==> flow/design.v <==
`timescale 1ns / 1ps
module pcs_10g_enc_64b66b (
    input  wire        clk,
    input  wire        rst_n,
    input  wire [63:0] xgmii_txd,    
    input  wire [7:0]  xgmii_txc,    
    output reg  [65:0] tx_block,      
    output reg         tx_block_valid,
    output reg         encode_error   
);
reg [65:0] block_next;
reg        error_next;
wire [7:0] d0 = xgmii_txd[ 7: 0];
wire [7:0] d1 = xgmii_txd[15: 8];
wire [7:0] d2 = xgmii_txd[23:16];
wire [7:0] d3 = xgmii_txd[31:24];
wire [7:0] d4 = xgmii_txd[39:32];
wire [7:0] d5 = xgmii_txd[47:40];
wire [7:0] d6 = xgmii_txd[55:48];
wire [7:0] d7 = xgmii_txd[63:56];
wire c0 = xgmii_txc[0];
wire c1 = xgmii_txc[1];
wire c2 = xgmii_txc[2];
wire c3 = xgmii_txc[3];
wire c4 = xgmii_txc[4];
wire c5 = xgmii_txc[5];
wire c6 = xgmii_txc[6];
wire c7 = xgmii_txc[7];
function [6:0] ctrl_encode;
    input [7:0] xgmii_char;
    begin
        case (xgmii_char)
            8'h07:   ctrl_encode = 7'h00;
            8'hFE:  ctrl_encode = 7'h1E;
            default:       ctrl_encode = 7'h1E;  
        endcase
    end
endfunction
function [3:0] ocode_encode;
    input [7:0] xgmii_char;
    begin
        case (xgmii_char)
            8'h9C: ocode_encode = 4'h0;
            8'h5C: ocode_encode = 4'hF;
            default:       ocode_encode = 4'h0;
        endcase
    end
endfunction
always @(*) begin
    block_next = 66'd0;
    error_next = 1'b0;
    if (xgmii_txc == 8'h00) begin
        block_next = {2'b01, xgmii_txd};
    end else if (c0 && d0 == 8'hFB && xgmii_txc[7:1] == 7'h00) begin
        block_next = {2'b10, 8'h33,
                      d7, d6, d5, d4, d3, d2, d1};
    end else if (c0 && d0 == 8'hFD && xgmii_txc[7:1] == 7'h7F) begin
        block_next = {2'b10, 8'h87,
                      ctrl_encode(d7), ctrl_encode(d6),
                      ctrl_encode(d5), ctrl_encode(d4),
                      ctrl_encode(d3), ctrl_encode(d2),
                      ctrl_encode(d1), 7'b0};
    end else if (!c0 && c1 && d1 == 8'hFD && xgmii_txc[7:2] == 6'h3F) begin
        block_next = {2'b10, 8'h99,
                      ctrl_encode(d7), ctrl_encode(d6),
                      ctrl_encode(d5), ctrl_encode(d4),
                      ctrl_encode(d3), ctrl_encode(d2),
                      d0, 6'b0};
    end else if (xgmii_txc[1:0] == 2'b00 && c2 && d2 == 8'hFD && xgmii_txc[7:3] == 5'h1F) begin
        block_next = {2'b10, 8'hAA,
                      ctrl_encode(d7), ctrl_encode(d6),
                      ctrl_encode(d5), ctrl_encode(d4),
                      ctrl_encode(d3),
                      d1, d0, 5'b0};
    end else if (xgmii_txc[2:0] == 3'b000 && c3 && d3 == 8'hFD && xgmii_txc[7:4] == 4'hF) begin
        block_next = {2'b10, 8'hB4,
                      ctrl_encode(d7), ctrl_encode(d6),
                      ctrl_encode(d5), ctrl_encode(d4),
                      d2, d1, d0, 4'b0};
    end else if (xgmii_txc[3:0] == 4'h0 && c4 && d4 == 8'hFD && xgmii_txc[7:5] == 3'h7) begin
        block_next = {2'b10, 8'hCC,
                      ctrl_encode(d7), ctrl_encode(d6),
                      ctrl_encode(d5),
                      d3, d2, d1, d0, 3'b0};
    end else if (xgmii_txc[4:0] == 5'h00 && c5 && d5 == 8'hFD && xgmii_txc[7:6] == 2'h3) begin
        block_next = {2'b10, 8'hD2,
                      ctrl_encode(d7), ctrl_encode(d6),
                      d4, d3, d2, d1, d0, 2'b0};
    end else if (xgmii_txc[5:0] == 6'h00 && c6 && d6 == 8'hFD && c7) begin
        block_next = {2'b10, 8'hE1,
                      ctrl_encode(d7),
                      d5, d4, d3, d2, d1, d0, 1'b0};
    end else if (xgmii_txc[6:0] == 7'h00 && c7 && d7 == 8'hFD) begin
        block_next = {2'b10, 8'hFF,
                      d6, d5, d4, d3, d2, d1, d0};
    end else if (xgmii_txc == 8'hF0 && c4 && d4 == 8'hFB) begin
        block_next = {2'b10, 8'h78,
                      d7, d6, d5, 4'h0, d3, d2, d1, d0};
    end else if (c0 && (d0 == 8'h9C || d0 == 8'h5C) &&
                 xgmii_txc[3:1] == 3'b000 &&
                 c4 && (d4 == 8'h9C || d4 == 8'h5C) &&
                 xgmii_txc[7:5] == 3'b000) begin
        block_next = {2'b10, 8'h2D,
                      d7, d6, d5, ocode_encode(d4),
                      d3, d2, d1, ocode_encode(d0)};
    end else if (c0 && (d0 == 8'h9C || d0 == 8'h5C) &&
                 xgmii_txc[3:1] == 3'b000 &&
                 c4 && d4 == 8'hFB &&
                 xgmii_txc[7:5] == 3'b000) begin
        block_next = {2'b10, 8'h66,
                      d7, d6, d5, 4'h0, d3, d2, d1, ocode_encode(d0)};
    end else if (xgmii_txc == 8'hFF) begin
        block_next = {2'b10, 8'h1E,
                      ctrl_encode(d7), ctrl_encode(d6),
                      ctrl_encode(d5), ctrl_encode(d4),
                      ctrl_encode(d3), ctrl_encode(d2),
                      ctrl_encode(d1), ctrl_encode(d0)};
    end else begin
        block_next = {2'b10, 8'h1E,
                      7'h1E, 7'h1E, 7'h1E, 7'h1E,
                      7'h1E, 7'h1E, 7'h1E, 7'h1E};
        error_next = 1'b1;
    end
end
always @(posedge clk or negedge rst_n) begin
    if (!rst_n) begin
        tx_block       <= {2'b10, 8'h1E, 56'd0};  
        tx_block_valid <= 1'b0;
        encode_error   <= 1'b0;
    end else begin
        tx_block       <= block_next;
        tx_block_valid <= 1'b1;
        encode_error   <= error_next;
    end
end
endmodule
`timescale 1ns / 1ps
module pcs_10g_scrambler (
    input  wire        clk,
    input  wire        rst_n,
    input  wire [65:0] tx_block_in,
    input  wire        tx_block_valid,
    output reg  [65:0] tx_block_out,
    output reg         tx_block_out_valid
);
reg [57:0] lfsr;
reg [63:0] scrambled_data;
reg [57:0] lfsr_next;
integer i;
always @(*) begin
    lfsr_next = lfsr;
    scrambled_data = 64'd0;
    for (i = 0; i < 64; i = i + 1) begin
        scrambled_data[i] = tx_block_in[i] ^ lfsr_next[38] ^ lfsr_next[57];
        lfsr_next = {lfsr_next[56:0], scrambled_data[i]};
    end
end
always @(posedge clk or negedge rst_n) begin
    if (!rst_n) begin
        lfsr               <= 58'h3FF_FFFF_FFFF_FFFF;  
        tx_block_out       <= 66'd0;
        tx_block_out_valid <= 1'b0;
    end else if (tx_block_valid) begin
        lfsr               <= lfsr_next;
        tx_block_out       <= {tx_block_in[65:64], scrambled_data};
        tx_block_out_valid <= 1'b1;
    end else begin
        tx_block_out_valid <= 1'b0;
    end
end
endmodule
`timescale 1ns / 1ps
module pcs_10g_tx_gearbox (
    input  wire        clk,         
    input  wire        rst_n,
    input  wire [65:0] tx_block,
    input  wire        tx_block_valid,
    output reg  [15:0] tx_data,
    output reg  [1:0]  tx_header,
    output reg         tx_data_valid,
    output wire        tx_ready,     
    input  wire        tx_sequence_done  
);
reg [79:0]  shift_reg;
reg [6:0]   bit_count;      
assign tx_ready = (bit_count <= 7'd16);
reg [1:0] stored_header;
reg       header_valid;
always @(posedge clk or negedge rst_n) begin
    if (!rst_n) begin
        shift_reg    <= 80'd0;
        bit_count    <= 7'd0;
        tx_data      <= 16'd0;
        tx_header    <= 2'b00;
        tx_data_valid <= 1'b0;
        stored_header <= 2'b00;
        header_valid  <= 1'b0;
    end else begin
        tx_data_valid <= 1'b0;
        if (tx_block_valid && tx_ready) begin
            stored_header <= tx_block[65:64];
            header_valid  <= 1'b1;
            shift_reg <= shift_reg | ({16'd0, tx_block[63:0]} << bit_count);
            bit_count <= bit_count + 7'd64;
        end
        if (bit_count >= 7'd16 || (tx_block_valid && tx_ready && (bit_count + 7'd64) >= 7'd16)) begin
            if (bit_count >= 7'd16) begin
                tx_data       <= shift_reg[15:0];
                tx_header     <= header_valid ? stored_header : 2'b01;
                tx_data_valid <= 1'b1;
                header_valid  <= 1'b0;
                shift_reg <= shift_reg >> 16;
                bit_count <= bit_count - 7'd16;
            end
        end
    end
end
endmodule
`timescale 1ns / 1ps
module pcs_10g_rx_gearbox (
    input  wire        clk,
    input  wire        rst_n,
    input  wire [15:0] rx_data,
    input  wire [1:0]  rx_header,
    input  wire        rx_data_valid,
    input  wire        rx_header_valid,
    output reg  [65:0] rx_block,
    output reg         rx_block_valid,
    input  wire        slip            
);
reg [81:0]  shift_reg;        
reg [6:0]   bit_count;
reg [6:0]   slip_offset;      
reg [1:0]   pending_header;
reg         has_header;
always @(posedge clk or negedge rst_n) begin
    if (!rst_n) begin
        shift_reg     <= 82'd0;
        bit_count     <= 7'd0;
        rx_block      <= 66'd0;
        rx_block_valid <= 1'b0;
        slip_offset   <= 7'd0;
        pending_header <= 2'b00;
        has_header    <= 1'b0;
    end else begin
        rx_block_valid <= 1'b0;
        if (slip) begin
            if (bit_count > 0) begin
                shift_reg <= shift_reg >> 1;
                bit_count <= bit_count - 7'd1;
            end
            if (slip_offset == 7'd65)
                slip_offset <= 7'd0;
            else
                slip_offset <= slip_offset + 7'd1;
        end
        if (rx_data_valid) begin
            shift_reg <= shift_reg | ({66'd0, rx_data} << bit_count);
            bit_count <= bit_count + 7'd16;
            if (rx_header_valid) begin
                pending_header <= rx_header;
                has_header     <= 1'b1;
            end
        end
        if (bit_count >= 7'd66) begin
            if (has_header) begin
                rx_block <= {pending_header, shift_reg[63:0]};
                shift_reg <= shift_reg >> 64;
                bit_count <= bit_count - 7'd64;
                has_header <= 1'b0;
            end else begin
                rx_block <= shift_reg[65:0];
                shift_reg <= shift_reg >> 66;
                bit_count <= bit_count - 7'd66;
            end
            rx_block_valid <= 1'b1;
        end
    end
end
endmodule
`timescale 1ns / 1ps
module pcs_10g_block_sync (
    input  wire        clk,
    input  wire        rst_n,
    input  wire [1:0]  rx_sync_header,
    input  wire        rx_valid,
    output reg         block_lock,     
    output reg         slip,           
    output reg         hi_ber,         
    output reg  [15:0] sh_valid_cnt,   
    output reg  [15:0] sh_invalid_cnt  
);
localparam [1:0] ST_LOCK_INIT = 2'd0;
localparam [1:0] ST_RESET_CNT = 2'd1;
localparam [1:0] ST_TEST_SH   = 2'd2;
localparam [1:0] ST_LOCKED    = 2'd3;
reg [1:0] state;
wire sh_valid = (rx_sync_header == 2'b01) || (rx_sync_header == 2'b10);
wire sh_invalid = !sh_valid;
reg [12:0] ber_test_cnt;      
reg [5:0]  ber_bad_cnt;       
always @(posedge clk or negedge rst_n) begin
    if (!rst_n) begin
        state          <= ST_LOCK_INIT;
        block_lock     <= 1'b0;
        slip           <= 1'b0;
        hi_ber         <= 1'b1;
        sh_valid_cnt   <= 16'd0;
        sh_invalid_cnt <= 16'd0;
        ber_test_cnt   <= 13'd0;
        ber_bad_cnt    <= 6'd0;
    end else begin
        slip <= 1'b0;  
        if (rx_valid) begin
            case (state)
                ST_LOCK_INIT: begin
                    block_lock <= 1'b0;
                    hi_ber     <= 1'b1;
                    if (sh_valid) begin
                        state        <= ST_RESET_CNT;
                        sh_valid_cnt <= 16'd1;
                    end else begin
                        slip <= 1'b1;
                    end
                end
                ST_RESET_CNT: begin
                    sh_valid_cnt   <= 16'd1;
                    sh_invalid_cnt <= 16'd0;
                    state          <= ST_TEST_SH;
                end
                ST_TEST_SH: begin
                    if (sh_valid) begin
                        sh_valid_cnt <= sh_valid_cnt + 16'd1;
                        if (sh_valid_cnt >= 64 - 1) begin
                            state      <= ST_LOCKED;
                            block_lock <= 1'b1;
                            hi_ber     <= 1'b0;
                            ber_test_cnt <= 13'd0;
                            ber_bad_cnt  <= 6'd0;
                        end
                    end else begin
                        slip  <= 1'b1;
                        state <= ST_LOCK_INIT;
                        sh_valid_cnt <= 16'd0;
                    end
                end
                ST_LOCKED: begin
                    ber_test_cnt <= ber_test_cnt + 13'd1;
                    if (sh_invalid) begin
                        sh_invalid_cnt <= sh_invalid_cnt + 16'd1;
                        ber_bad_cnt    <= ber_bad_cnt + 6'd1;
                    end
                    if (ber_test_cnt >= 13'd8191) begin
                        if (ber_bad_cnt >= 6'd16) begin
                            hi_ber     <= 1'b1;
                            block_lock <= 1'b0;
                            state      <= ST_LOCK_INIT;
                            sh_valid_cnt   <= 16'd0;
                            sh_invalid_cnt <= 16'd0;
                        end else begin
                            hi_ber <= 1'b0;
                        end
                        ber_test_cnt <= 13'd0;
                        ber_bad_cnt  <= 6'd0;
                    end
                end
                default: state <= ST_LOCK_INIT;
            endcase
        end
    end
end
endmodule
`timescale 1ns / 1ps
module pcs_10g_descrambler (
    input  wire        clk,
    input  wire        rst_n,
    input  wire [65:0] rx_block_in,
    input  wire        rx_block_valid,
    output reg  [65:0] rx_block_out,
    output reg         rx_block_out_valid
);
reg [57:0] lfsr;
reg [63:0] descrambled_data;
reg [57:0] lfsr_next;
integer i;
always @(*) begin
    lfsr_next = lfsr;
    descrambled_data = 64'd0;
    for (i = 0; i < 64; i = i + 1) begin
        descrambled_data[i] = rx_block_in[i] ^ lfsr_next[38] ^ lfsr_next[57];
        lfsr_next = {lfsr_next[56:0], rx_block_in[i]};  
    end
end
always @(posedge clk or negedge rst_n) begin
    if (!rst_n) begin
        lfsr               <= 58'h3FF_FFFF_FFFF_FFFF;
        rx_block_out       <= 66'd0;
        rx_block_out_valid <= 1'b0;
    end else if (rx_block_valid) begin
        lfsr               <= lfsr_next;
        rx_block_out       <= {rx_block_in[65:64], descrambled_data};
        rx_block_out_valid <= 1'b1;
    end else begin
        rx_block_out_valid <= 1'b0;
    end
end
endmodule
`timescale 1ns / 1ps
module pcs_10g_dec_64b66b (
    input  wire        clk,
    input  wire        rst_n,
    input  wire [65:0] rx_block,
    input  wire        rx_block_valid,
    output reg  [63:0] xgmii_rxd,
    output reg  [7:0]  xgmii_rxc,
    output reg         decode_error,    
    output reg         rx_data_valid
);
wire [1:0]  sync_header   = rx_block[65:64];
wire [7:0]  block_type    = rx_block[63:56];
wire [55:0] block_payload = rx_block[55:0];
wire [63:0] data_payload  = rx_block[63:0];
function [7:0] ctrl_decode;
    input [6:0] code;
    begin
        case (code)
            7'h00:    ctrl_decode = 8'h07;
            7'h1E:   ctrl_decode = 8'hFE;
            7'h06:     ctrl_decode = 8'h07;
            default:       ctrl_decode = 8'hFE;
        endcase
    end
endfunction
function [7:0] ocode_decode;
    input [3:0] code;
    begin
        case (code)
            4'h0: ocode_decode = 8'h9C;
            4'hF: ocode_decode = 8'h5C;
            default:    ocode_decode = 8'h9C;
        endcase
    end
endfunction
reg [63:0] rxd_next;
reg [7:0]  rxc_next;
reg        err_next;
always @(*) begin
    rxd_next = {8{8'hFE}};
    rxc_next = 8'hFF;
    err_next = 1'b0;
    if (!rx_block_valid) begin
        rxd_next = {8{8'h07}};
        rxc_next = 8'hFF;
    end else if (sync_header == 2'b01) begin
        rxd_next = data_payload;
        rxc_next = 8'h00;
    end else if (sync_header == 2'b10) begin
        case (block_type)
            8'h1E: begin
                rxd_next = {ctrl_decode(block_payload[55:49]),   
                            ctrl_decode(block_payload[48:42]),   
                            ctrl_decode(block_payload[41:35]),   
                            ctrl_decode(block_payload[34:28]),   
                            ctrl_decode(block_payload[27:21]),   
                            ctrl_decode(block_payload[20:14]),   
                            ctrl_decode(block_payload[13: 7]),   
                            ctrl_decode(block_payload[ 6: 0])};  
                rxc_next = 8'hFF;
            end
            8'h33: begin
                rxd_next = {block_payload[55:48],   
                            block_payload[47:40],   
                            block_payload[39:32],   
                            block_payload[31:24],   
                            block_payload[23:16],   
                            block_payload[15: 8],   
                            block_payload[ 7: 0],   
                            8'hFB};          
                rxc_next = 8'h01;
            end
            8'h2D: begin
                rxd_next = {block_payload[55:48],                
                            block_payload[47:40],                
                            block_payload[39:32],                
                            ocode_decode(block_payload[31:28]),  
                            block_payload[27:20],                
                            block_payload[19:12],                
                            block_payload[11: 4],                
                            ocode_decode(block_payload[ 3: 0])}; 
                rxc_next = 8'h11;
            end
            8'h66: begin
                rxd_next = {block_payload[55:48],                
                            block_payload[47:40],                
                            block_payload[39:32],                
                            8'hFB,                        
                            block_payload[27:20],                
                            block_payload[19:12],                
                            block_payload[11: 4],                
                            ocode_decode(block_payload[ 3: 0])}; 
                rxc_next = 8'h11;
            end
            8'h78: begin
                rxd_next = {block_payload[55:48],   
                            block_payload[47:40],   
                            block_payload[39:32],   
                            8'hFB,           
                            block_payload[27:20],   
                            block_payload[19:12],   
                            block_payload[11: 4],   
                            block_payload[ 3: 0], 4'b0};  
                rxc_next = 8'h10;
            end
            8'h87: begin
                rxd_next = {ctrl_decode(block_payload[55:49]),   
                            ctrl_decode(block_payload[48:42]),   
                            ctrl_decode(block_payload[41:35]),   
                            ctrl_decode(block_payload[34:28]),   
                            ctrl_decode(block_payload[27:21]),   
                            ctrl_decode(block_payload[20:14]),   
                            ctrl_decode(block_payload[13: 7]),   
                            8'hFD};                        
                rxc_next = 8'hFF;
            end
            8'h99: begin
                rxd_next = {ctrl_decode(block_payload[55:49]),   
                            ctrl_decode(block_payload[48:42]),   
                            ctrl_decode(block_payload[41:35]),   
                            ctrl_decode(block_payload[34:28]),   
                            ctrl_decode(block_payload[27:21]),   
                            ctrl_decode(block_payload[20:14]),   
                            8'hFD,                         
                            block_payload[13:6]};                 
                rxc_next = 8'hFE;
            end
            8'hAA: begin
                rxd_next = {ctrl_decode(block_payload[55:49]),   
                            ctrl_decode(block_payload[48:42]),   
                            ctrl_decode(block_payload[41:35]),   
                            ctrl_decode(block_payload[34:28]),   
                            ctrl_decode(block_payload[27:21]),   
                            8'hFD,                         
                            block_payload[20:13],                 
                            block_payload[12: 5]};                
                rxc_next = 8'hFC;
            end
            8'hB4: begin
                rxd_next = {ctrl_decode(block_payload[55:49]),   
                            ctrl_decode(block_payload[48:42]),   
                            ctrl_decode(block_payload[41:35]),   
                            ctrl_decode(block_payload[34:28]),   
                            8'hFD,                         
                            block_payload[27:20],                 
                            block_payload[19:12],                 
                            block_payload[11: 4]};                
                rxc_next = 8'hF8;
            end
            8'hCC: begin
                rxd_next = {ctrl_decode(block_payload[55:49]),   
                            ctrl_decode(block_payload[48:42]),   
                            ctrl_decode(block_payload[41:35]),   
                            8'hFD,                         
                            block_payload[34:27],                 
                            block_payload[26:19],                 
                            block_payload[18:11],                 
                            block_payload[10: 3]};                
                rxc_next = 8'hF0;
            end
            8'hD2: begin
                rxd_next = {ctrl_decode(block_payload[55:49]),   
                            ctrl_decode(block_payload[48:42]),   
                            8'hFD,                         
                            block_payload[41:34],                 
                            block_payload[33:26],                 
                            block_payload[25:18],                 
                            block_payload[17:10],                 
                            block_payload[ 9: 2]};                
                rxc_next = 8'hE0;
            end
            8'hE1: begin
                rxd_next = {ctrl_decode(block_payload[55:49]),   
                            8'hFD,                         
                            block_payload[48:41],                 
                            block_payload[40:33],                 
                            block_payload[32:25],                 
                            block_payload[24:17],                 
                            block_payload[16: 9],                 
                            block_payload[ 8: 1]};                
                rxc_next = 8'hC0;
            end
            8'hFF: begin
                rxd_next = {8'hFD,                         
                            block_payload[55:48],                 
                            block_payload[47:40],                 
                            block_payload[39:32],                 
                            block_payload[31:24],                 
                            block_payload[23:16],                 
                            block_payload[15: 8],                 
                            block_payload[ 7: 0]};                
                rxc_next = 8'h80;
            end
            default: begin
                rxd_next = {8{8'hFE}};
                rxc_next = 8'hFF;
                err_next = 1'b1;
            end
        endcase
    end else begin
        rxd_next = {8{8'hFE}};
        rxc_next = 8'hFF;
        err_next = 1'b1;
    end
end
always @(posedge clk or negedge rst_n) begin
    if (!rst_n) begin
        xgmii_rxd    <= {8{8'h07}};
        xgmii_rxc    <= 8'hFF;
        decode_error  <= 1'b0;
        rx_data_valid <= 1'b0;
    end else begin
        xgmii_rxd    <= rxd_next;
        xgmii_rxc    <= rxc_next;
        decode_error  <= err_next;
        rx_data_valid <= rx_block_valid;
    end
end
endmodule
`timescale 1ns / 1ps
module pcs_10g_ber_monitor (
    input  wire        clk,
    input  wire        rst_n,
    input  wire        block_lock,
    input  wire        hi_ber,
    input  wire [15:0] sh_invalid_cnt,
    input  wire        rx_decode_error,
    output reg         pcs_status,        
    output reg         pcs_status_ll,     
    input  wire        status_read,       
    output reg  [15:0] ber_count,         
    output reg  [7:0]  errored_block_count,  
    output reg         rx_link_up         
);
wire pcs_status_raw = block_lock & ~hi_ber;
localparam LINK_TIMER_MAX = 23'd6440000;
reg [22:0] link_timer;
always @(posedge clk or negedge rst_n) begin
    if (!rst_n) begin
        pcs_status        <= 1'b0;
        pcs_status_ll     <= 1'b0;
        ber_count         <= 16'd0;
        errored_block_count <= 8'd0;
        rx_link_up        <= 1'b0;
        link_timer        <= 23'd0;
    end else begin
        pcs_status <= pcs_status_raw;
        if (!pcs_status_raw) begin
            pcs_status_ll <= 1'b0;
        end else if (status_read) begin
            pcs_status_ll <= pcs_status_raw;
        end else if (!pcs_status_ll && pcs_status_raw) begin
            pcs_status_ll <= 1'b1;
        end
        if (!block_lock) begin
            ber_count <= 16'd0;
        end else if (hi_ber) begin
            if (ber_count != 16'hFFFF)  
                ber_count <= ber_count + 16'd1;
        end
        if (!block_lock) begin
            errored_block_count <= 8'd0;
        end else if (rx_decode_error) begin
            if (errored_block_count != 8'hFF)
                errored_block_count <= errored_block_count + 8'd1;
        end
        if (pcs_status_raw) begin
            if (link_timer >= LINK_TIMER_MAX) begin
                rx_link_up <= 1'b1;
            end else begin
                link_timer <= link_timer + 23'd1;
            end
        end else begin
            rx_link_up <= 1'b0;
            link_timer <= 23'd0;
        end
    end
end
endmodule
`timescale 1ns / 1ps
module pcs_10g_top #(
    parameter INIT_IDLE_DISPATCH = 1   
) (
    input  wire        clk,            
    input  wire        rst_n,          
    input  wire [63:0] xgmii_txd,      
    input  wire [7:0]  xgmii_txc,      
    output wire [63:0] xgmii_rxd,      
    output wire [7:0]  xgmii_rxc,      
    output wire [15:0] gth_txdata,     
    output wire [1:0]  gth_txheader,   
    output wire        gth_txdata_valid,
    input  wire [15:0] gth_rxdata,     
    input  wire [1:0]  gth_rxheader,   
    input  wire        gth_rxdata_valid,
    input  wire        gth_rxheader_valid,
    output wire        gth_txsequence_done,  
    input  wire        gth_rxgearboxslip,    
    output wire        block_lock,     
    output wire        hi_ber,         
    output wire        pcs_status,     
    output wire        rx_link_up,     
    output wire        tx_encode_err,  
    output wire        rx_decode_err,  
    output wire [15:0] ber_count,      
    output wire [7:0]  errored_blocks, 
    input  wire        status_read,    
    output wire        pcs_status_ll   
);
wire [65:0] enc_block;
wire        enc_valid;
wire        enc_error;
pcs_10g_enc_64b66b u_encoder (
    .clk            (clk),
    .rst_n          (rst_n),
    .xgmii_txd      (xgmii_txd),
    .xgmii_txc      (xgmii_txc),
    .tx_block        (enc_block),
    .tx_block_valid  (enc_valid),
    .encode_error    (enc_error)
);
assign tx_encode_err = enc_error;
wire [65:0] scr_block;
wire        scr_valid;
pcs_10g_scrambler u_scrambler (
    .clk              (clk),
    .rst_n            (rst_n),
    .tx_block_in       (enc_block),
    .tx_block_valid    (enc_valid),
    .tx_block_out      (scr_block),
    .tx_block_out_valid(scr_valid)
);
pcs_10g_tx_gearbox u_tx_gearbox (
    .clk              (clk),
    .rst_n            (rst_n),
    .tx_block          (scr_block),
    .tx_block_valid    (scr_valid),
    .tx_data           (gth_txdata),
    .tx_header         (gth_txheader),
    .tx_data_valid     (gth_txdata_valid),
    .tx_ready          (),
    .tx_sequence_done  (1'b1)
);
assign gth_txsequence_done = 1'b1;
wire [65:0] rgbox_block;
wire        rgbox_valid;
wire        slip_cmd;
pcs_10g_rx_gearbox u_rx_gearbox (
    .clk              (clk),
    .rst_n            (rst_n),
    .rx_data           (gth_rxdata),
    .rx_header         (gth_rxheader),
    .rx_data_valid     (gth_rxdata_valid),
    .rx_header_valid   (gth_rxheader_valid),
    .rx_block          (rgbox_block),
    .rx_block_valid    (rgbox_valid),
    .slip              (slip_cmd)
);
wire        blk_lock;
wire        blk_hi_ber;
wire [15:0] blk_sh_valid;
wire [15:0] blk_sh_invalid;
pcs_10g_block_sync u_block_sync (
    .clk              (clk),
    .rst_n            (rst_n),
    .rx_sync_header    (rgbox_block[65:64]),
    .rx_valid          (rgbox_valid),
    .block_lock        (blk_lock),
    .slip              (slip_cmd),
    .hi_ber            (blk_hi_ber),
    .sh_valid_cnt      (blk_sh_valid),
    .sh_invalid_cnt    (blk_sh_invalid)
);
assign block_lock = blk_lock;
assign hi_ber     = blk_hi_ber;
wire [65:0] dscr_block;
wire        dscr_valid;
pcs_10g_descrambler u_descrambler (
    .clk                (clk),
    .rst_n              (rst_n),
    .rx_block_in         (rgbox_block),
    .rx_block_valid      (rgbox_valid & blk_lock),
    .rx_block_out        (dscr_block),
    .rx_block_out_valid  (dscr_valid)
);
wire [63:0] dec_rxd;
wire [7:0]  dec_rxc;
wire        dec_error;
wire        dec_valid;
pcs_10g_dec_64b66b u_decoder (
    .clk              (clk),
    .rst_n            (rst_n),
    .rx_block          (dscr_block),
    .rx_block_valid    (dscr_valid),
    .xgmii_rxd         (dec_rxd),
    .xgmii_rxc         (dec_rxc),
    .decode_error      (dec_error),
    .rx_data_valid     (dec_valid)
);
assign xgmii_rxd   = dec_rxd;
assign xgmii_rxc   = dec_rxc;
assign rx_decode_err = dec_error;
pcs_10g_ber_monitor u_ber_monitor (
    .clk                 (clk),
    .rst_n               (rst_n),
    .block_lock          (blk_lock),
    .hi_ber              (blk_hi_ber),
    .sh_invalid_cnt      (blk_sh_invalid),
    .rx_decode_error     (dec_error),
    .pcs_status          (pcs_status),
    .pcs_status_ll       (pcs_status_ll),
    .status_read         (status_read),
    .ber_count           (ber_count),
    .errored_block_count (errored_blocks),
    .rx_link_up          (rx_link_up)
);
endmodule
==> Step by step through the tools: pcs_10g_top <==
The steps from the RTL of pcs_10g_top to its reports follow in flow order.
Lines are those of the file above, counted from 1.
{ "inputs": {"top": "pcs_10g_top", "clk_port": "clk", "cell_library": "sky130hd", "lib_corner": "tt_025C_1v80"} }

==> Word level <==
Source: Yosys, flattened and elaborated, memories not mapped. Widths are those after wreduce. Registers that Yosys merges into a memory's read port (data or address) are not register bits. Print and check cells do not count. Equal cells are merged and count once.
{ "word_totals": {"n_memories": 0, "mem_bits_rw": 0, "clocked_rd_ports_x_width": 0, "latch_bits": 0, "reg_bits": 749, "mem_bits_ro": 0, "input_bits": 96} }
{ "op_classes": {"add_sub_neg": 12, "logic": 261, "div_mod_pow": 0, "eq_ne": 76, "mux": 136, "shift": 2, "n_reduce_logical": 88, "mul": 0, "cmp": 9} }
{ "op_table": {"columns": ["cell", "count"], "rows": [
  ["66-bit 2-to-1 mux", 14],
  ["64-bit case mux with 13-bit select", 1],
  ["82-bit 2-to-1 mux", 4],
  ["1-bit bitwise XOR", 256],
  ["80-bit 2-to-1 mux", 3],
  ["64-bit 2-to-1 mux", 3],
  ["8-bit equality test (second input constant)", 22],
  ["8-bit 2-to-1 mux", 16],
  ["16-bit 2-to-1 mux", 7],
  ["16-bit by 7-bit << shifter with 82-bit output", 1],
  ["82-bit OR", 1],
  ["64-bit by 7-bit << shifter with 80-bit output", 1],
  ["80-bit OR", 1],
  ["8-bit case mux with 10-bit select", 1],
  ["7-bit logical NOT", 10],
  ["8-bit by 3-bit equality test with 1-bit output (second input constant)", 8],
  ["16-bit case mux with 4-bit select", 1],
  ["7-bit by 3-bit equality test with 1-bit output (second input constant)", 8],
  ["7-bit 2-to-1 mux", 8],
  ["54-bit 2-to-1 mux", 1],
  ["23-bit 2-to-1 mux", 2],
  ["1-bit 2-to-1 mux", 46],
  ["5-bit 2-to-1 mux", 8],
  ["13-bit 2-to-1 mux", 3],
  ["1-bit logical AND", 36],
  ["16-bit by 1-bit adder with 16-bit output (second input constant)", 2],
  ["8-bit by 7-bit equality test with 1-bit output (second input constant)", 4],
  ["13-bit case mux with 2-bit select", 1]
]} }
Other operator kinds: 57; their cells: 115.

==> Longest topological paths <==
Depth = most cells in a row (Yosys ltp): at word level without a register or memory, in the mapped netlist without a sequential cell, where the memories' decode and read muxes count.
{ "logic_depth": {"word_depth": 20, "abc_area": 1, "mapped_depth": 19} }

==> Synthesis result <==
Yosys stat after the flow's synthesis: flattened, memories mapped to cells. It holds for the ABC_AREA given above (unset counts as 0); a run with the other value may have another netlist.
Totals and module areas in this step are rounded.
{ "synth_totals": {"synth_area_um2": 42810, "ff_cells": 747, "sequential_area_um2": 18890, "cell_count": 5677} }
{ "by_type": {"columns": ["type", "count", "area_total_um2"], "rows": [
  ["sky130_fd_sc_hd__dfrtp_1", 592, 1.48E+04],
  ["sky130_fd_sc_hd__nand2_1", 1544, 5.8E+03],
  ["sky130_fd_sc_hd__dfstp_2", 155, 4.07E+03],
  ["sky130_fd_sc_hd__o21ai_0", 494, 2.47E+03],
  ["sky130_fd_sc_hd__a21oi_1", 397, 1.99E+03],
  ["sky130_fd_sc_hd__nor2_1", 489, 1835.51],
  ["sky130_fd_sc_hd__inv_1", 465, 1.75E+03],
  ["sky130_fd_sc_hd__o22ai_1", 187, 1.17E+03],
  ["sky130_fd_sc_hd__xor2_1", 118, 1.03E+03],
  ["sky130_fd_sc_hd__xnor2_1", 112, 980.941],
  ["sky130_fd_sc_hd__nand3_1", 173, 865.83],
  ["sky130_fd_sc_hd__clkbuf_1", 190, 713.184],
  ["sky130_fd_sc_hd__o211ai_1", 55, 412.896],
  ["sky130_fd_sc_hd__nor3_1", 82, 410.394],
  ["sky130_fd_sc_hd__nand4_1", 65, 406.64],
  ["sky130_fd_sc_hd__buf_2", 58, 290.278],
  ["sky130_fd_sc_hd__o31ai_1", 36, 270.259],
  ["sky130_fd_sc_hd__a22oi_1", 34, 255.245]
]} }
Other cell types: 57; their cells: 431.

==> Timing after synthesis <==
OpenSTA on the mapped netlist: ideal clock, no wires. The path of least setup slack (recovery checks aside). Input and output delay are each 20% of the period. Register names are those of the netlist, which keeps one name where synthesis merged equal registers.
{ "synth_timing": {"path_type": "reg2reg", "from": "register u_rx_gearbox.bit_count[4]", "to": "register u_rx_gearbox.shift_reg[36]", "period_ns": 5.0, "setup_time_ns": 0.118, "t_first_pin_ns": 0.000, "setup_slack_ns": 2.425, "arrival_ns": 2.457, "required_ns": 4.882, "path_stages": 19, "delay_ns": 2.575, "path_buffers": 4, "period_less_setup_slack_ns": 2.575} }
"delay_ns" = arrival - input delay + setup time.
"path_stages" counts driving pins, that of a launching flip-flop among them; a cell with two outputs on the path counts twice.
"period_less_setup_slack_ns" = period - worst setup slack (recovery checks aside). The figure is calculated, with input and output delays left at 20% of the set period.
Between the ends stands the longest chain of elaborated cells between them, by number of cells; it is not shown to be the way that was timed. Of several equally long chains one is given.
A line is the first line of the expression or statement that the cell stems from. Yosys adds cells for indexed reads and writes and turns some case tables into memories.
At most two assigning lines are given for a register; there are more.
{ "synth_between": {"path_cell_list": "sky130_fd_sc_hd__dfrtp_1 sky130_fd_sc_hd__buf_2 sky130_fd_sc_hd__inv_1 sky130_fd_sc_hd__clkbuf_1 sky130_fd_sc_hd__clkbuf_1 sky130_fd_sc_hd__ha_1 sky130_fd_sc_hd__nand2_1 sky130_fd_sc_hd__inv_2 sky130_fd_sc_hd__nand2_2 sky130_fd_sc_hd__nand2_4 sky130_fd_sc_hd__nand2_8 sky130_fd_sc_hd__nand2_4 sky130_fd_sc_hd__inv_4 sky130_fd_sc_hd__nand2_4 sky130_fd_sc_hd__inv_4 sky130_fd_sc_hd__nor2_8 sky130_fd_sc_hd__inv_6 sky130_fd_sc_hd__buf_6 sky130_fd_sc_hd__a21o_1", "elab_chain_len": 5} }
{ "synth_rtl": {"columns": ["element", "line", "text"], "rows": [
  ["from (decl)", 232, "reg [6:0]   bit_count;"],
  ["from (assign)", 250, "bit_count <= bit_count - 7'd1;"],
  ["from (assign)", 259, "bit_count <= bit_count + 7'd16;"],
  ["7-bit by 1-bit > comparator with 1-bit output", 248, "if (bit_count > 0) begin"],
  ["82-bit 2-to-1 mux", 248, null],
  ["82-bit 2-to-1 mux", 247, "if (slip) begin"],
  ["82-bit 2-to-1 mux", 257, "if (rx_data_valid) begin"],
  ["82-bit 2-to-1 mux", 265, "if (bit_count >= 7'd66) begin"],
  ["to (assign)", 258, "shift_reg <= shift_reg | ({66'd0, rx_data} << bit_count);"],
  ["to (assign)", 268, "shift_reg <= shift_reg >> 64;"],
  ["to (decl)", 231, "reg [81:0]  shift_reg;"]
]} }

==> Worst path after layout <==
Path of least setup slack in the final report of record 1 (OpenROAD, finished layout, wires in). Where an end is a register, its clock arrival counts in the times.
{ "layout_timing": {"path_type": "reg2reg", "from": "register u_descrambler.rx_block_out[56]", "to": "register u_decoder.xgmii_rxd[23]", "setup_slack_ns": 0.11, "setup_time_ns": 0.17, "path_buffers": 1, "period_ns": 3.24, "required_ns": 3.89, "path_stages": 14, "t_first_pin_ns": 0.81, "arrival_ns": 3.78} }
Between the ends stands the longest chain of elaborated cells between them, by number of cells; it is not shown to be the way that was timed. Of several equally long chains one is given.
{ "layout_between": {"path_cell_list": "sky130_fd_sc_hd__dfrtp_1 sky130_fd_sc_hd__clkinvlp_4 sky130_fd_sc_hd__nand2_1 sky130_fd_sc_hd__nor2_1 sky130_fd_sc_hd__nand3_1 sky130_fd_sc_hd__nand2_2 sky130_fd_sc_hd__inv_2 sky130_fd_sc_hd__nand2_4 sky130_fd_sc_hd__nor2_2 sky130_fd_sc_hd__nand3_2 sky130_fd_sc_hd__nand2_4 sky130_fd_sc_hd__inv_6 sky130_fd_sc_hd__buf_6 sky130_fd_sc_hd__a21oi_1", "elab_chain_len": 5} }
{ "layout_rtl": {"columns": ["element", "line", "text"], "rows": [
  ["from (decl)", 379, "output reg  [65:0] rx_block_out,"],
  ["from (assign)", 397, "rx_block_out       <= 66'd0;"],
  ["from (assign)", 401, "rx_block_out       <= {rx_block_in[65:64], descrambled_data};"],
  ["8-bit equality test", 458, "case (block_type)"],
  ["64-bit case mux with 13-bit select", 458, null],
  ["64-bit 2-to-1 mux", 457, "end else if (sync_header == 2'b10) begin"],
  ["64-bit 2-to-1 mux", 454, "end else if (sync_header == 2'b01) begin"],
  ["64-bit 2-to-1 mux", 451, "if (!rx_block_valid) begin"],
  ["to (assign)", 616, "xgmii_rxd    <= {8{8'h07}};"],
  ["to (assign)", 621, "xgmii_rxd    <= rxd_next;"],
  ["to (decl)", 414, "output reg  [63:0] xgmii_rxd,"]
]} }

Module pcs_10g_top, platform sky130hd: 6 stored runs of the flow (Yosys, OpenROAD) with differing settings, in no particular order. Input and output delays are each 20% of the period that was set; the output load is 0.01 pF.
"worst_path_ns": the worst setup path's part of the clock period (all of it between registers, 20% less for each end at a port) less its slack. A launch clock that arrives late makes it longer, a capture clock that arrives late makes it shorter.
Results are given in rounded form.
[
  {
    "run": "record 1",
    "settings": { "ABC_AREA": 1, "CELL_PAD_IN_SITES_GLOBAL_PLACEMENT": 2, "CORE_UTILIZATION": 15, "CTS_CLUSTER_DIAMETER": 60, "CTS_CLUSTER_SIZE": 67, "GPL_ROUTABILITY_DRIVEN": 0, "GPL_TIMING_DRIVEN": 0, "HOLD_SLACK_MARGIN": 0.19, "PLACE_DENSITY_LB_ADDON": 0.02, "SETUP_SLACK_MARGIN": 0.09, "SLEW_MARGIN": 25, "period_ns": 3.24, "CAP_MARGIN": 20, "CORE_MARGIN": 2 },
    "results": { "ys_area_um2": 42810, "total_die_area_um2": 289700, "finish.stdcell_area_um2": 54500, "fin_ws_ns": 0.113, "worst_path_ns": 3.13, "worstPathKind": "reg2reg" }
  },
  {
    "run": "record 2",
    "settings": { "ABC_AREA": 1, "CAP_MARGIN": 20, "CORE_MARGIN": 9, "CORE_UTILIZATION": 66, "CTS_CLUSTER_SIZE": 48, "GPL_TIMING_DRIVEN": 0, "MAX_ROUTING_LAYER": "met5", "MIN_ROUTING_LAYER": "met2", "PLACE_DENSITY_LB_ADDON": 0.28, "SETUP_SLACK_MARGIN": 0.09, "period_ns": 4.74, "SLEW_MARGIN": 20 },
    "outcome": "did not finish, routing stopped with GRT-0116"
  },
  {
    "run": "record 3",
    "settings": { "SETUP_SLACK_MARGIN": 0.03, "period_ns": 4.13, "CAP_MARGIN": 20, "CORE_MARGIN": 2, "CORE_UTILIZATION": 40, "SLEW_MARGIN": 20 },
    "results": { "ys_area_um2": 40050, "total_die_area_um2": 102700, "finish.stdcell_area_um2": 46860, "fin_ws_ns": 0.703, "worst_path_ns": 3.43, "worstPathKind": "reg2reg" }
  },
  {
    "run": "record 4",
    "settings": { "CELL_PAD_IN_SITES_GLOBAL_PLACEMENT": 1, "CORE_UTILIZATION": 70, "CTS_CLUSTER_SIZE": 16, "GPL_TIMING_DRIVEN": 0, "HOLD_SLACK_MARGIN": 0.27, "MAX_ROUTING_LAYER": "met5", "PLACE_DENSITY_LB_ADDON": 0.11, "SLEW_MARGIN": 0, "TNS_END_PERCENT": 5, "period_ns": 2.99, "CAP_MARGIN": 20, "CORE_MARGIN": 2 },
    "outcome": "did not finish, placement stopped with FLW-0024"
  },
  {
    "run": "record 5",
    "settings": { "CAP_MARGIN": 5, "CELL_PAD_IN_SITES_GLOBAL_PLACEMENT": 1, "CORE_ASPECT_RATIO": 0.71, "CORE_MARGIN": 10, "CORE_UTILIZATION": 70, "CTS_CLUSTER_DIAMETER": 70, "CTS_CLUSTER_SIZE": 38, "GPL_TIMING_DRIVEN": 0, "HOLD_SLACK_MARGIN": 0.27, "MAX_ROUTING_LAYER": "met5", "PLACE_DENSITY_LB_ADDON": 0.11, "SLEW_MARGIN": 0, "TNS_END_PERCENT": 5, "period_ns": 2.68 },
    "outcome": "did not finish, placement stopped with FLW-0024"
  },
  {
    "run": "record 6",
    "settings": { "ABC_AREA": 0, "CAP_MARGIN": 40, "CORE_ASPECT_RATIO": 0.74, "CORE_UTILIZATION": 56, "CTS_CLUSTER_DIAMETER": 309, "GPL_TIMING_DRIVEN": 1, "MAX_ROUTING_LAYER": "met4", "MIN_ROUTING_LAYER": "met2", "PLACE_DENSITY": 0.37, "SETUP_SLACK_MARGIN": -0.56, "TNS_END_PERCENT": 20, "period_ns": 5.84, "CORE_MARGIN": 2, "SLEW_MARGIN": 20 },
    "outcome": "did not finish, routing stopped with GRT-0116"
  }
]
